==> flow/design.v <==
module cordic_phase_shifter #(parameter DEPTH = 1, LOG2_PHASE_SCALE = 1)(
input clk,
input rst_n,
input signed [8:0] x_in,
input signed [8:0] y_in,
input signed [31:0] p,
output reg signed [8:0] x_out,
output reg signed [8:0] y_out,
output reg signed [31:0] phase_final
);
wire signed [31:0] atan_table [0:30];
   assign atan_table[0]  = 32'b00100000000000000000000000000000; 
   assign atan_table[1]  = 32'b00010010111001000000010100011101; 
   assign atan_table[2]  = 32'b00001001111110110011100001011011; 
   assign atan_table[3]  = 32'b00000101000100010001000111010100; 
   assign atan_table[4]  = 32'b00000010100010110000110101000011;
   assign atan_table[5]  = 32'b00000001010001011101011111100001;
   assign atan_table[6]  = 32'b00000000101000101111011000011110;
   assign atan_table[7]  = 32'b00000000010100010111110001010101;
   assign atan_table[8]  = 32'b00000000001010001011111001010011;
   assign atan_table[9]  = 32'b00000000000101000101111100101110;
   assign atan_table[10] = 32'b00000000000010100010111110011000;
   assign atan_table[11] = 32'b00000000000001010001011111001100;
   assign atan_table[12] = 32'b00000000000000101000101111100110;
   assign atan_table[13] = 32'b00000000000000010100010111110011;
   assign atan_table[14] = 32'b00000000000000001010001011111001;
   assign atan_table[15] = 32'b00000000000000000101000101111101;
   assign atan_table[16] = 32'b00000000000000000010100010111110;
   assign atan_table[17] = 32'b00000000000000000001010001011111;
   assign atan_table[18] = 32'b00000000000000000000101000101111;
   assign atan_table[19] = 32'b00000000000000000000010100011000;
   assign atan_table[20] = 32'b00000000000000000000001010001100;
   assign atan_table[21] = 32'b00000000000000000000000101000110;
   assign atan_table[22] = 32'b00000000000000000000000010100011;
   assign atan_table[23] = 32'b00000000000000000000000001010001;
   assign atan_table[24] = 32'b00000000000000000000000000101000;
   assign atan_table[25] = 32'b00000000000000000000000000010100;
   assign atan_table[26] = 32'b00000000000000000000000000001010;
   assign atan_table[27] = 32'b00000000000000000000000000000101;
   assign atan_table[28] = 32'b00000000000000000000000000000010;
   assign atan_table[29] = 32'b00000000000000000000000000000001;
   assign atan_table[30] = 32'b00000000000000000000000000000000;
reg signed [8:0] next_x_out, next_y_out;
reg signed [31:0] next_phase_final;
wire signed [31:0] atan_val;
always @(posedge clk) begin
    if (!rst_n) begin
        x_out <= x_in;
        y_out <= y_in;
        phase_final <= p;
    end 
    else begin
        x_out <= next_x_out;
        y_out <= next_y_out;
        phase_final <= next_phase_final;
    end
end
localparam [8:0] DEPTH_CASTED = DEPTH[8:0];
assign atan_val = atan_table[DEPTH_CASTED] >>> LOG2_PHASE_SCALE;
always @* begin
    next_x_out = x_in + (y_in >>> DEPTH_CASTED);
    next_y_out = y_in - (x_in >>> DEPTH_CASTED);
    next_phase_final = p + atan_val;
    if (p[31] == 1'b0) begin
        next_x_out = x_in - (y_in >>> DEPTH_CASTED);
        next_y_out = y_in + (x_in >>> DEPTH_CASTED);
        next_phase_final = p - atan_val;
    end
end
endmodule
module pipeline(
input clk,
input rst_n,
input signed [8:0] x_in,
input signed [8:0] y_in,
input signed [31:0] phase_in,
input in_valid,
output signed [8:0] x_out,
output signed [8:0] y_out,
output signed [31:0] phase_out,
output out_valid
);
    wire signed [8:0] x_stage [0:31];
    wire signed [8:0] y_stage [0:31];
    wire signed [31:0] phase_stage [0:31];
    assign x_stage[0] = x_in;
    assign y_stage[0] = y_in;
    assign phase_stage[0] = phase_in;
genvar i;
generate
        for (i = 0; i < 31; i = i + 1) begin : cordic_stages
            cordic_phase_shifter #(
                .DEPTH(i),
                .LOG2_PHASE_SCALE(0)
            ) stage_inst (
                .clk(clk),
                .rst_n(rst_n),
                .x_in(x_stage[i]),
                .y_in(y_stage[i]),
                .p(phase_stage[i]),
                .x_out(x_stage[i+1]),
                .y_out(y_stage[i+1]),
                .phase_final(phase_stage[i+1])
            );
        end
endgenerate
    reg [30:0] valid_stage;
    always @(posedge clk) begin
        if (!rst_n)
            valid_stage <= 31'd0;
        else
            valid_stage <= {valid_stage[29:0], in_valid};
    end
    assign out_valid = valid_stage[30];
    assign x_out = x_stage[31];
    assign y_out = y_stage[31];
    assign phase_out = phase_stage[31];
endmodule
# Tool chain data of pipeline
# The steps from the RTL of pipeline to its reports follow in flow order.
# Lines are those of the file above, counted from 1.
inputs:
  top_module: "pipeline"
  clk_port: "clk"
  cell_library: "sky130hd"
  corner: "tt_025C_1v80"

# Word level
# Counts by Yosys on the flattened word-level netlist (proc, flatten, opt, wreduce). Print and check cells are left out. Cells with the same type and inputs are merged into one.
bits:
  register_bits: 1581
  in_bits: 53
  output_inout_bits: 51
  word_cells: 461
op_classes:
  n_addsub: 183
  n_mux: 184
ops:
  columns: ["operator", "count"]
  rows:
  - ["32-bit two-way mux", 60]
  - ["9-bit two-way mux", 124]
  - ["9-bit by 1-bit adder with 9-bit output", 46]
  - ["9-bit by 1-bit subtractor with 9-bit output", 46]
  - ["32-bit by 10-bit adder with 32-bit output with constant B", 1]
  - ["32-bit by 10-bit subtractor with 32-bit output with constant B", 1]
  - ["32-bit by 11-bit adder with 32-bit output with constant B", 1]
  - ["32-bit by 11-bit subtractor with 32-bit output with constant B", 1]
  - ["32-bit by 12-bit adder with 32-bit output with constant B", 1]
  - ["32-bit by 12-bit subtractor with 32-bit output with constant B", 1]
  - ["32-bit by 13-bit adder with 32-bit output with constant B", 1]
  - ["32-bit by 13-bit subtractor with 32-bit output with constant B", 1]
  - ["32-bit by 14-bit adder with 32-bit output with constant B", 1]
  - ["32-bit by 14-bit subtractor with 32-bit output with constant B", 1]
  - ["32-bit by 15-bit adder with 32-bit output with constant B", 1]
  - ["32-bit by 15-bit subtractor with 32-bit output with constant B", 1]
  - ["32-bit by 16-bit adder with 32-bit output with constant B", 1]
  - ["32-bit by 16-bit subtractor with 32-bit output with constant B", 1]
  - ["32-bit by 17-bit adder with 32-bit output with constant B", 1]
  - ["32-bit by 17-bit subtractor with 32-bit output with constant B", 1]
  - ["32-bit by 18-bit adder with 32-bit output with constant B", 1]
  - ["32-bit by 18-bit subtractor with 32-bit output with constant B", 1]
  - ["32-bit by 19-bit adder with 32-bit output with constant B", 1]
  - ["32-bit by 19-bit subtractor with 32-bit output with constant B", 1]
  - ["32-bit by 2-bit adder with 32-bit output with constant B", 1]
  - ["32-bit by 2-bit subtractor with 32-bit output with constant B", 1]
  - ["32-bit by 20-bit adder with 32-bit output with constant B", 1]
  - ["32-bit by 20-bit subtractor with 32-bit output with constant B", 1]
# Other operator kinds: 52; their cells: 67.

# Longest topological paths
# Depth = most cells in a row (Yosys ltp): at word level without a register or memory, in the mapped netlist without a sequential cell, where the memories' decode and read muxes count.
depth:
  depth_word: 3
  abc_area: 1
  mapped_depth: 17
  ltp_nobuf: 17

# Netlist
# The flow's flattened synthesis, as Yosys stat reports it; memories are mapped. The netlist is that of the ABC_AREA named above (0 if unset); the other value can give another one.
# The area totals of this step are shown rounded.
by_type:
  columns: ["cell_type", "count", "area_total_um2"]
  rows:
  - ["sky130_fd_sc_hd__nand2_1", 8563, 3.21E+04]
  - ["sky130_fd_sc_hd__dfxtp_1", 1581, 3.17E+04]
  - ["sky130_fd_sc_hd__ha_1", 1378, 1.72E+04]
  - ["sky130_fd_sc_hd__inv_1", 3345, 1.26E+04]
  - ["sky130_fd_sc_hd__nand3_1", 1694, 8.48E+03]
  - ["sky130_fd_sc_hd__a21oi_1", 1128, 5.65E+03]
  - ["sky130_fd_sc_hd__nor2_1", 1461, 5484.01]
  - ["sky130_fd_sc_hd__o21ai_0", 959, 4.8E+03]
  - ["sky130_fd_sc_hd__xnor2_1", 395, 3.46E+03]
  - ["sky130_fd_sc_hd__fa_1", 93, 1.86E+03]
  - ["sky130_fd_sc_hd__xor2_1", 202, 1.77E+03]
  - ["sky130_fd_sc_hd__nand3b_1", 164, 1.23E+03]
  - ["sky130_fd_sc_hd__nand4_1", 189, 1.18E+03]
  - ["sky130_fd_sc_hd__buf_2", 208, 1.04E+03]
  - ["sky130_fd_sc_hd__o21bai_1", 110, 825.792]
  - ["sky130_fd_sc_hd__a21o_1", 64, 480.461]
  - ["sky130_fd_sc_hd__a31oi_1", 75, 469.2]
  - ["sky130_fd_sc_hd__nor3_1", 91, 455.437]
# Other cell types: 21; their cells: 347.
synth_totals:
  stdcells: 22047
  mapped_area_um2: 133000
  seq_area_um2: 31700
  ff_cells: 1581
  buf_cells: 341

# Timing after synthesis
# Path of least setup slack by OpenSTA after synthesis, without wires, with an ideal clock, recovery checks aside; 20% of the period is set as input and as output delay. Where synthesis merged equal registers, the netlist keeps one of their names.
synth_path:
  path_kind: "input port to flip-flop"
  from: "in x_in[0]"
  to: "reg cordic_stages[0].stage_inst.x_out[4]"
  tclk_ns: 10.0
  input_delay_ns: 2.000
  setup_ns: 0.074
  t_first_pin_ns: 2.000
  arrival_ns: 3.317
  required_ns: 9.926
  slack_ns: 6.609
  path_delay_ns: 1.391
  path_stages: 10
  path_buffers: 0
  synth_period_reached_ns: 3.391
# "path_delay_ns" = arrival - input delay + setup time.
# "path_stages" counts driving pins, that of a launching flip-flop among them; a cell with two outputs on the path counts twice.
# "synth_period_reached_ns" = period - worst setup slack (recovery checks aside). The figure is calculated, with input and output delays left at 20% of the set period.
# The rows between start and end are the longest chain of elaborated cells between them; the timing report does not say that the signal goes this way. Where chains are equally long, one stands for them.
# Each line given opens the expression or statement behind the cell; cells for indexed reads and writes are added by Yosys, which also makes memories of some case tables.
synth_between:
  cell_sequence: "sky130_fd_sc_hd__ha_1 > sky130_fd_sc_hd__inv_1 > sky130_fd_sc_hd__fa_1 > sky130_fd_sc_hd__inv_1 > sky130_fd_sc_hd__nand2_1 > sky130_fd_sc_hd__nand2_1 > sky130_fd_sc_hd__nand2_1 > sky130_fd_sc_hd__xor2_1 > sky130_fd_sc_hd__or2_2 > sky130_fd_sc_hd__a31oi_1"
  elab_chain_len: 3
  cells_between: 4
  cone_classes: "add/sub (2); mux (2)"
synth_rtl:
  columns: ["element", "line_no", "text"]
  rows:
  - ["start: declaration", 74, "input signed [8:0] x_in,"]
  - ["9-bit subtractor", 65, "next_x_out = x_in - (y_in >>> DEPTH_CASTED);"]
  - ["9-bit two-way mux", 64, "if (p[31] == 1'b0) begin"]
  - ["9-bit two-way mux", 47, "if (!rst_n) begin"]
  - ["end: assignment", 48, "x_out <= x_in;"]
  - ["end: assignment", 53, "x_out <= next_x_out;"]
  - ["end: declaration", 7, "output reg signed [8:0] x_out,"]

# Path in the finished layout
# From the final timing report of stored run 1: the path of least setup slack in the routed layout; clock arrival at registers is part of the times.
layout_path:
  path_kind: "input port to flip-flop"
  from: "in rst_n"
  to: "reg cordic_stages[9].stage_inst.x_out[8]"
  tclk_ns: 10.0
  input_delay_ns: 2.00
  setup_ns: 0.06
  t_first_pin_ns: 2.00
  arrival_ns: 5.69
  required_ns: 10.82
  slack_ns: 5.13
  path_stages: 9
  path_buffers: 6
# The rows between start and end are the longest chain of elaborated cells between them; the timing report does not say that the signal goes this way. Where chains are equally long, one stands for them.
layout_between:
  cell_sequence: "sky130_fd_sc_hd__clkdlybuf4s50_1 > sky130_fd_sc_hd__inv_2 > sky130_fd_sc_hd__buf_4 > sky130_fd_sc_hd__buf_6 > sky130_fd_sc_hd__buf_4 > sky130_fd_sc_hd__buf_2 > sky130_fd_sc_hd__buf_2 > sky130_fd_sc_hd__nand2_1 > sky130_fd_sc_hd__nand2_1"
  elab_chain_len: 1
  cells_between: 1
  cone_lines: 1
  cone_classes: "mux (1)"
layout_rtl:
  columns: ["element", "line_no", "text"]
  rows:
  - ["start: declaration", 73, "input rst_n,"]
  - ["9-bit two-way mux", 47, "if (!rst_n) begin"]
  - ["end: assignment", 48, "x_out <= x_in;"]
  - ["end: assignment", 53, "x_out <= next_x_out;"]
  - ["end: declaration", 7, "output reg signed [8:0] x_out,"]

# 4 stored runs of pipeline in the flow (synthesis by Yosys, layout by OpenROAD, sky130hd cells), in arbitrary order. Constraints: input delay and output delay 20% of the set period each, output load 0.01 pF.
# By "period_less_ws_ns" is meant the clock period of the run minus its worst setup slack. This is arithmetic on one report: input and output delays are still those of the set period (20% each).
# "worst_path_ns": the worst setup path's part of the clock period (all of it between registers, 20% less for each end at a port) less its slack. A launch clock that arrives late makes it longer, a capture clock that arrives late makes it shorter.
# Measured values are rounded.
runs:
  - name: "stored run 1"
    settings:
      ABC_AREA: 1
      CORE_UTILIZATION: 40
      CTS_CLUSTER_DIAMETER: 188
      GPL_TIMING_DRIVEN: 0
      PLACE_DENSITY_LB_ADDON: 0.14
      period_ns: 10.0
      CAP_MARGIN: 20
      CORE_MARGIN: 2
      SLEW_MARGIN: 20
    results:
      design_die_area_um2: 337000
      period_less_ws_ns: 4.867
      utilization_pct: 44.4
      worst_path_ns: 2.87
      worstPathKind: "input port to flip-flop"
      synth_area_um2: 133000
      worstSetupSlack_ns: 5.13
      final_setup_tns_ns: 0.000
      layout_stdcell_area_um2: 147000
      worst_hold_slack_ns: 0.323
  - name: "stored run 2"
    settings:
      CORE_UTILIZATION: 40
      period_ns: 6.47
      CAP_MARGIN: 20
      CORE_MARGIN: 2
      SLEW_MARGIN: 20
    results:
      design_die_area_um2: 279000
      period_less_ws_ns: 4.849
      utilization_pct: 44.3
      worst_path_ns: 4.85
      worstPathKind: "flip-flop to flip-flop"
      synth_area_um2: 110000
      worstSetupSlack_ns: 1.62
      final_setup_tns_ns: 0.000
      layout_stdcell_area_um2: 121000
      worst_hold_slack_ns: 0.325
  - name: "stored run 3"
    settings:
      ABC_AREA: 1
      CELL_PAD_IN_SITES_DETAIL_PLACEMENT: 0
      CELL_PAD_IN_SITES_GLOBAL_PLACEMENT: 0
      CORE_ASPECT_RATIO: 1.72
      CORE_UTILIZATION: 40
      CTS_CLUSTER_DIAMETER: 188
      CTS_CLUSTER_SIZE: 30
      GPL_ROUTABILITY_DRIVEN: 0
      GPL_TIMING_DRIVEN: 0
      PLACE_DENSITY_LB_ADDON: 0.06
      SLEW_MARGIN: 5
      TNS_END_PERCENT: 50
      period_ns: 3.04
      CAP_MARGIN: 20
      CORE_MARGIN: 2
    results:
      design_die_area_um2: 337000
      period_less_ws_ns: 3.122
      utilization_pct: 43.0
      worst_path_ns: 2.51
      worstPathKind: "input port to flip-flop"
      synth_area_um2: 133000
      worstSetupSlack_ns: -0.082
      final_setup_tns_ns: -0.168
      layout_stdcell_area_um2: 142000
      worst_hold_slack_ns: 0.170
  - name: "stored run 4"
    settings:
      ABC_AREA: 0
      CORE_ASPECT_RATIO: 1.18
      CORE_MARGIN: 7
      CORE_UTILIZATION: 67
      CTS_CLUSTER_DIAMETER: 148
      CTS_CLUSTER_SIZE: 74
      MIN_ROUTING_LAYER: "met1"
      PLACE_DENSITY_LB_ADDON: 0.22
      SLEW_MARGIN: 30
      period_ns: 2.97
      CAP_MARGIN: 20
    results:
      design_die_area_um2: 176000
      period_less_ws_ns: 3.375
      utilization_pct: 81.8
      worst_path_ns: 3.38
      worstPathKind: "flip-flop to flip-flop"
      synth_area_um2: 110000
      worstSetupSlack_ns: -0.405
      final_setup_tns_ns: -14.1
      layout_stdcell_area_um2: 133000
      worst_hold_slack_ns: 0.285
